==> flow/design.v <==
`timescale 1ns/1ps
module dut #(
    parameter int DATAW = 16
)(
    input  wire                 clk,
    input  wire                 rst_n,
    input  wire                 in_valid,
    output wire                 in_ready,
    input  wire signed [DATAW-1:0] in_data,
    output reg                  out_valid,
    input  wire                 out_ready,
    output reg signed [2*DATAW-1:0] out_data
);
    assign in_ready = rst_n && (!out_valid || out_ready);
    always @(posedge clk or negedge rst_n) begin
        if (!rst_n) begin
            out_valid <= 1'b0;
            out_data  <= '0;
        end else begin
            if (in_valid && in_ready) begin
                out_data  <= in_data * in_data;  
                out_valid <= 1'b1;
            end else if (out_valid && out_ready) begin
                out_valid <= 1'b0;
            end
        end
    end
endmodule
==> reports on dut <==
* From RTL to reports: dut *
Module dut before and after one edit of its RTL, step after step.
"original" refers to lines of the RTL above, "edited" to lines of the edited file.
"change" is "edited" less "original", of the values as shown; "relative change" is that difference over "original", in percent.
Operators: Yosys type, input widths -> output width; for muxes data width and select width s.
A cell with - has no value.

inputs
  design top = dut
  clock port = clk
  library = sky130hd
  corner = tt_025C_1v80

* The edit *
Unified diff, file above to edited file.
This change comes from a script, not from a designer. The edited design behaves differently; no optimisation was intended.

begin of diff
@@ -12,5 +12,5 @@
     output reg signed [2*DATAW-1:0] out_data
 );
-    assign in_ready = rst_n && (!out_valid || out_ready);
+    assign in_ready = rst_n && (!out_valid && out_ready);
     always @(posedge clk or negedge rst_n) begin
         if (!rst_n) begin
end of diff

* After elaboration *
Yosys after proc, flatten, opt, wreduce and memory -nomap, before mapping. Memory bits, and registers merged into a memory's read port (data or address), are not among the register bits. Print and check cells are not counted. Equal cells are merged and count once.

operators by class
  what                  original  edited  change  relative change (%)
  reduce/logical cells  6         6       0       0.00
  $mul                  1         1       0       0.00
  muxes and demuxes     2         2       0       0.00

operators with widths
  cell               original  edited  change  relative change (%)
  $logic_and 1x1->1  3         4       +1      +33.33
  $logic_or 1x1->1   1         0       -1      -100.00
  $mux 1             2         2       0       0.00
  $logic_not 1->1    1         1       0       0.00
  $mul 16x16->32     1         1       0       0.00
  $reduce_bool 2->1  1         1       0       0.00

word-level totals
  what                         original  edited  change  relative change (%)
  input port bits              20        20      0       0.00
  elaborated cells             11        11      0       0.00
  flip-flop bits (word level)  33        33      0       0.00

* Longest topological paths *
Longest topological path by Yosys (ltp), each cell counted once; first at word level (registers and memories cut), then after technology mapping (sequential cells cut; the memories' decode and read muxes count).

logic depth
  what                           original  edited  change  relative change (%)
  word-level depth               5         5       0       0.00
  ABC_AREA                       0         0       -       -
  gate-level depth with buffers  24        24      0       0.00

* Netlist *
The flow's flattened synthesis, as Yosys stat reports it; memories are mapped. The netlist is that of the ABC_AREA named above (0 if unset); the other value can give another one.

mapped netlist
  what               original  edited   change  relative change (%)
  mapped flip-flops  32        32       0       0.00
  buffers            37        34       -3      -8.11
  mapped area (µm²)  10287.4   10298.6  +11.2   +0.11
  mapped cells       1138      1130     -8      -0.70

cell types
  cell                       original  edited  change  relative change (%)
  sky130_fd_sc_hd__o21ai_0   29        23      -6      -20.69
  sky130_fd_sc_hd__o211ai_1  1         7       +6      +600.00
  sky130_fd_sc_hd__a21oi_1   22        27      +5      +22.73
  sky130_fd_sc_hd__o21ai_1   12        7       -5      -41.67
  sky130_fd_sc_hd__a31oi_1   7         2       -5      -71.43
  sky130_fd_sc_hd__xor2_1    13        9       -4      -30.77
  sky130_fd_sc_hd__a211oi_1  9         5       -4      -44.44
  sky130_fd_sc_hd__nand4_1   7         3       -4      -57.14
  sky130_fd_sc_hd__and3_1    2         6       +4      +200.00
  sky130_fd_sc_hd__inv_1     329       332     +3      +0.91
  sky130_fd_sc_hd__nand2b_1  7         4       -3      -42.86
  sky130_fd_sc_hd__nand3_1   7         10      +3      +42.86
  sky130_fd_sc_hd__o21a_1    5         2       -3      -60.00
  sky130_fd_sc_hd__o31ai_1   4         7       +3      +75.00
  sky130_fd_sc_hd__buf_2     3         0       -3      -100.00
  sky130_fd_sc_hd__nor2_1    41        39      -2      -4.88
  sky130_fd_sc_hd__xnor2_1   28        26      -2      -7.14
  sky130_fd_sc_hd__o21bai_1  6         4       -2      -33.33

The list need not be complete.

* Path before layout *
OpenSTA on the mapped netlist: ideal clock, no wires. The path of least setup slack (recovery checks aside). Input and output delay are each 20% of the period. Register names are those of the netlist, which keeps one name where synthesis merged equal registers.

timing path after synthesis
  what                               original                edited                  change  relative change (%)
  path type                          input to register       input to register       -       -
  start point                        input port in_data[15]  input port in_data[15]  -       -
  end point                          register out_data[30]   register out_data[28]   -       -
  period (ps)                        7500                    7500                    0       0.00
  data required time (ps)            7377                    7404                    +27     +0.37
  delay of the path (ps)             5729                    5694                    -35     -0.61
  path slack (ps)                    271                     307                     +36     -
  stages                             22                      22                      0       0.00
  launch time at the first pin (ps)  1500                    1500                    0       0.00
  arrival (ps)                       7106                    7098                    -8      -0.11
  synthesis period reached (ps)      7229                    7193                    -36     -0.50

"delay of the path" = arrival - input delay + setup time.
"stages" counts driving pins, that of a launching flip-flop among them; a cell with two outputs on the path counts twice.
"synthesis period reached" = period - worst setup slack (recovery checks aside). The figure is calculated, with input and output delays left at 20% of the set period.
The rows between start and end are the longest chain of elaborated cells between them; the timing report does not say that the signal goes this way. Where chains are equally long, one stands for them.
Each line given opens the expression or statement behind the cell; cells for indexed reads and writes are added by Yosys, which also makes memories of some case tables.

between the ends, after synthesis, original
  cell sequence = sky130_fd_sc_hd__clkbuf_1 sky130_fd_sc_hd__clkbuf_1 sky130_fd_sc_hd__nand2_1 sky130_fd_sc_hd__fa_1 sky130_fd_sc_hd__inv_1 sky130_fd_sc_hd__fa_1 sky130_fd_sc_hd__inv_1 sky130_fd_sc_hd__fa_1 sky130_fd_sc_hd__fa_1 sky130_fd_sc_hd__inv_1 sky130_fd_sc_hd__fa_1 sky130_fd_sc_hd__inv_1 sky130_fd_sc_hd__fa_1 sky130_fd_sc_hd__inv_1 sky130_fd_sc_hd__ha_1 sky130_fd_sc_hd__a21oi_1 sky130_fd_sc_hd__o21bai_1 sky130_fd_sc_hd__a21o_1 sky130_fd_sc_hd__a41o_1 sky130_fd_sc_hd__a311oi_1 sky130_fd_sc_hd__xor2_1 sky130_fd_sc_hd__o21ai_1
  length of the longest elaborated chain = 1
  elaborated cells on any way between the ends = 1
  source lines of those cells = 1
  those cells by class = mul (1)

ends and longest elaborated chain, after synthesis, original
  what            line  source
  from (decl)     9     input  wire signed [DATAW-1:0] in_data,
  $mul 16x16->32  21    out_data  <= in_data * in_data;
  to (assign)     18    out_data  <= '0;
  to (assign)     21
  to (decl)       12    output reg signed [2*DATAW-1:0] out_data

between the ends, after synthesis, edited
  cell sequence = sky130_fd_sc_hd__clkbuf_1 sky130_fd_sc_hd__clkbuf_1 sky130_fd_sc_hd__nand2_1 sky130_fd_sc_hd__fa_1 sky130_fd_sc_hd__inv_1 sky130_fd_sc_hd__fa_1 sky130_fd_sc_hd__inv_1 sky130_fd_sc_hd__fa_1 sky130_fd_sc_hd__fa_1 sky130_fd_sc_hd__inv_1 sky130_fd_sc_hd__fa_1 sky130_fd_sc_hd__inv_1 sky130_fd_sc_hd__fa_1 sky130_fd_sc_hd__inv_1 sky130_fd_sc_hd__ha_1 sky130_fd_sc_hd__a21oi_1 sky130_fd_sc_hd__o21bai_1 sky130_fd_sc_hd__a211o_1 sky130_fd_sc_hd__and3_1 sky130_fd_sc_hd__a21oi_1 sky130_fd_sc_hd__a31oi_1 sky130_fd_sc_hd__o31ai_1
  length of the longest elaborated chain = 1
  elaborated cells on any way between the ends = 1
  source lines of those cells = 1
  those cells by class = mul (1)

ends and longest elaborated chain, after synthesis, edited
  what            line  source
  from (decl)     9     input  wire signed [DATAW-1:0] in_data,
  $mul 16x16->32  21    out_data  <= in_data * in_data;
  to (assign)     18    out_data  <= '0;
  to (assign)     21
  to (decl)       12    output reg signed [2*DATAW-1:0] out_data

* Path in the finished layout *
Path of least setup slack in the final report of each run of pair A (OpenROAD, finished layout, wires in). Where an end is a register, its clock arrival counts in the times.
The report prints the path's times to 10 ps; the period is as set.

timing path post-layout
  what                               original                edited                 change  relative change (%)
  path type                          input to register       input to register      -       -
  start point                        input port in_data[12]  input port in_data[2]  -       -
  end point                          register out_data[23]   register out_data[31]  -       -
  launch time at the first pin (ps)  1500                    1500                   0       0.00
  stages                             21                      22                     +1      +4.76
  data required time (ps)            7680                    7720                   +40     +0.52
  arrival (ps)                       7380                    7540                   +160    +2.17
  period (ps)                        7500                    7500                   0       0.00
  path slack (ps)                    300                     180                    -120    -

The rows between start and end are the longest chain of elaborated cells between them; the timing report does not say that the signal goes this way. Where chains are equally long, one stands for them.

between the ends, post-layout, original
  cell sequence = sky130_fd_sc_hd__clkdlybuf4s50_1 sky130_fd_sc_hd__inv_1 sky130_fd_sc_hd__nor2_1 sky130_fd_sc_hd__ha_1 sky130_fd_sc_hd__xor2_1 sky130_fd_sc_hd__fa_1 sky130_fd_sc_hd__fa_1 sky130_fd_sc_hd__inv_1 sky130_fd_sc_hd__fa_1 sky130_fd_sc_hd__fa_1 sky130_fd_sc_hd__inv_1 sky130_fd_sc_hd__fa_1 sky130_fd_sc_hd__inv_1 sky130_fd_sc_hd__ha_1 sky130_fd_sc_hd__nand2_1 sky130_fd_sc_hd__nor2_1 sky130_fd_sc_hd__o211a_1 sky130_fd_sc_hd__o21bai_1 sky130_fd_sc_hd__a31oi_1 sky130_fd_sc_hd__a311oi_1 sky130_fd_sc_hd__o31ai_1
  length of the longest elaborated chain = 1
  elaborated cells on any way between the ends = 1
  source lines of those cells = 1
  those cells by class = mul (1)

ends and longest elaborated chain, post-layout, original
  what            line  source
  from (decl)     9     input  wire signed [DATAW-1:0] in_data,
  $mul 16x16->32  21    out_data  <= in_data * in_data;
  to (assign)     18    out_data  <= '0;
  to (assign)     21
  to (decl)       12    output reg signed [2*DATAW-1:0] out_data

between the ends, post-layout, edited
  cell sequence = sky130_fd_sc_hd__clkdlybuf4s50_1 sky130_fd_sc_hd__buf_4 sky130_fd_sc_hd__buf_4 sky130_fd_sc_hd__and2_1 sky130_fd_sc_hd__ha_1 sky130_fd_sc_hd__xor2_2 sky130_fd_sc_hd__fa_1 sky130_fd_sc_hd__fa_1 sky130_fd_sc_hd__inv_1 sky130_fd_sc_hd__fa_1 sky130_fd_sc_hd__fa_1 sky130_fd_sc_hd__inv_1 sky130_fd_sc_hd__fa_1 sky130_fd_sc_hd__inv_1 sky130_fd_sc_hd__ha_1 sky130_fd_sc_hd__or3_1 sky130_fd_sc_hd__o211ai_2 sky130_fd_sc_hd__buf_4 sky130_fd_sc_hd__a211oi_1 sky130_fd_sc_hd__or4b_4 sky130_fd_sc_hd__a311o_1 sky130_fd_sc_hd__nand3_1
  length of the longest elaborated chain = 1
  elaborated cells on any way between the ends = 1
  source lines of those cells = 1
  those cells by class = mul (1)

ends and longest elaborated chain, post-layout, edited
  what            line  source
  from (decl)     9     input  wire signed [DATAW-1:0] in_data,
  $mul 16x16->32  21    out_data  <= in_data * in_data;
  to (assign)     18    out_data  <= '0;
  to (assign)     21
  to (decl)       12    output reg signed [2*DATAW-1:0] out_data

* Measured runs *
Runs of the flow (Yosys, OpenROAD) on both versions; the two runs of a pair have the same settings. The constraints put input and output delay at 20% of the set period each and load the outputs with 0.01 pF.

flow settings, pair A
  CORE_UTILIZATION = 40
  PLACE_DENSITY = 0.6
  period_ns = 7.5
  CAP_MARGIN = 20
  CORE_MARGIN = 2
  SLEW_MARGIN = 20

measured results, pair A
  what                                    original  edited   change  relative change (%)
  worst setup slack after layout (ps)     305       183      -122    -
  achieved period (ps)                    7195      7317     +122    +1.70
  final setup TNS (ps)                    0         0        0       -
  post-synthesis cell area (µm²)          10287.4   10298.6  +11.2   +0.11
  standard-cell area after routing (µm²)  11912.7   12523.3  +610.6  +5.13
  area of the die (µm²)                   27017.5   27045.4  +27.9   +0.10
  final worst hold slack (ps)             474       476      +2      -
  utilization after layout (%)            47.3      49.6     +2.3    -

flow settings, pair B
  ABC_AREA = 1
  CAP_MARGIN = 25
  CELL_PAD_IN_SITES_GLOBAL_PLACEMENT = 3
  CORE_ASPECT_RATIO = 0.67
  CORE_UTILIZATION = 32
  GPL_ROUTABILITY_DRIVEN = 1
  MIN_ROUTING_LAYER = met1
  PLACE_DENSITY = 0.76
  period_ns = 11.9
  CORE_MARGIN = 2
  SLEW_MARGIN = 20

measured results, pair B
  what                                    original  edited   change  relative change (%)
  worst setup slack after layout (ps)     3076      2712     -364    -
  achieved period (ps)                    8824      9188     +364    +4.13
  final setup TNS (ps)                    0         0        0       -
  post-synthesis cell area (µm²)          11035.6   10994.3  -41.3   -0.37
  standard-cell area after routing (µm²)  12192.9   12169.2  -23.7   -0.19
  area of the die (µm²)                   36017.7   35885.7  -132.0  -0.37
  final worst hold slack (ps)             477       476      -1      -
  utilization after layout (%)            36.0      36.0     0.0     -

"achieved period" means the clock period less the worst setup slack. The figure is calculated, with input and output delays left at 20% of the set period.
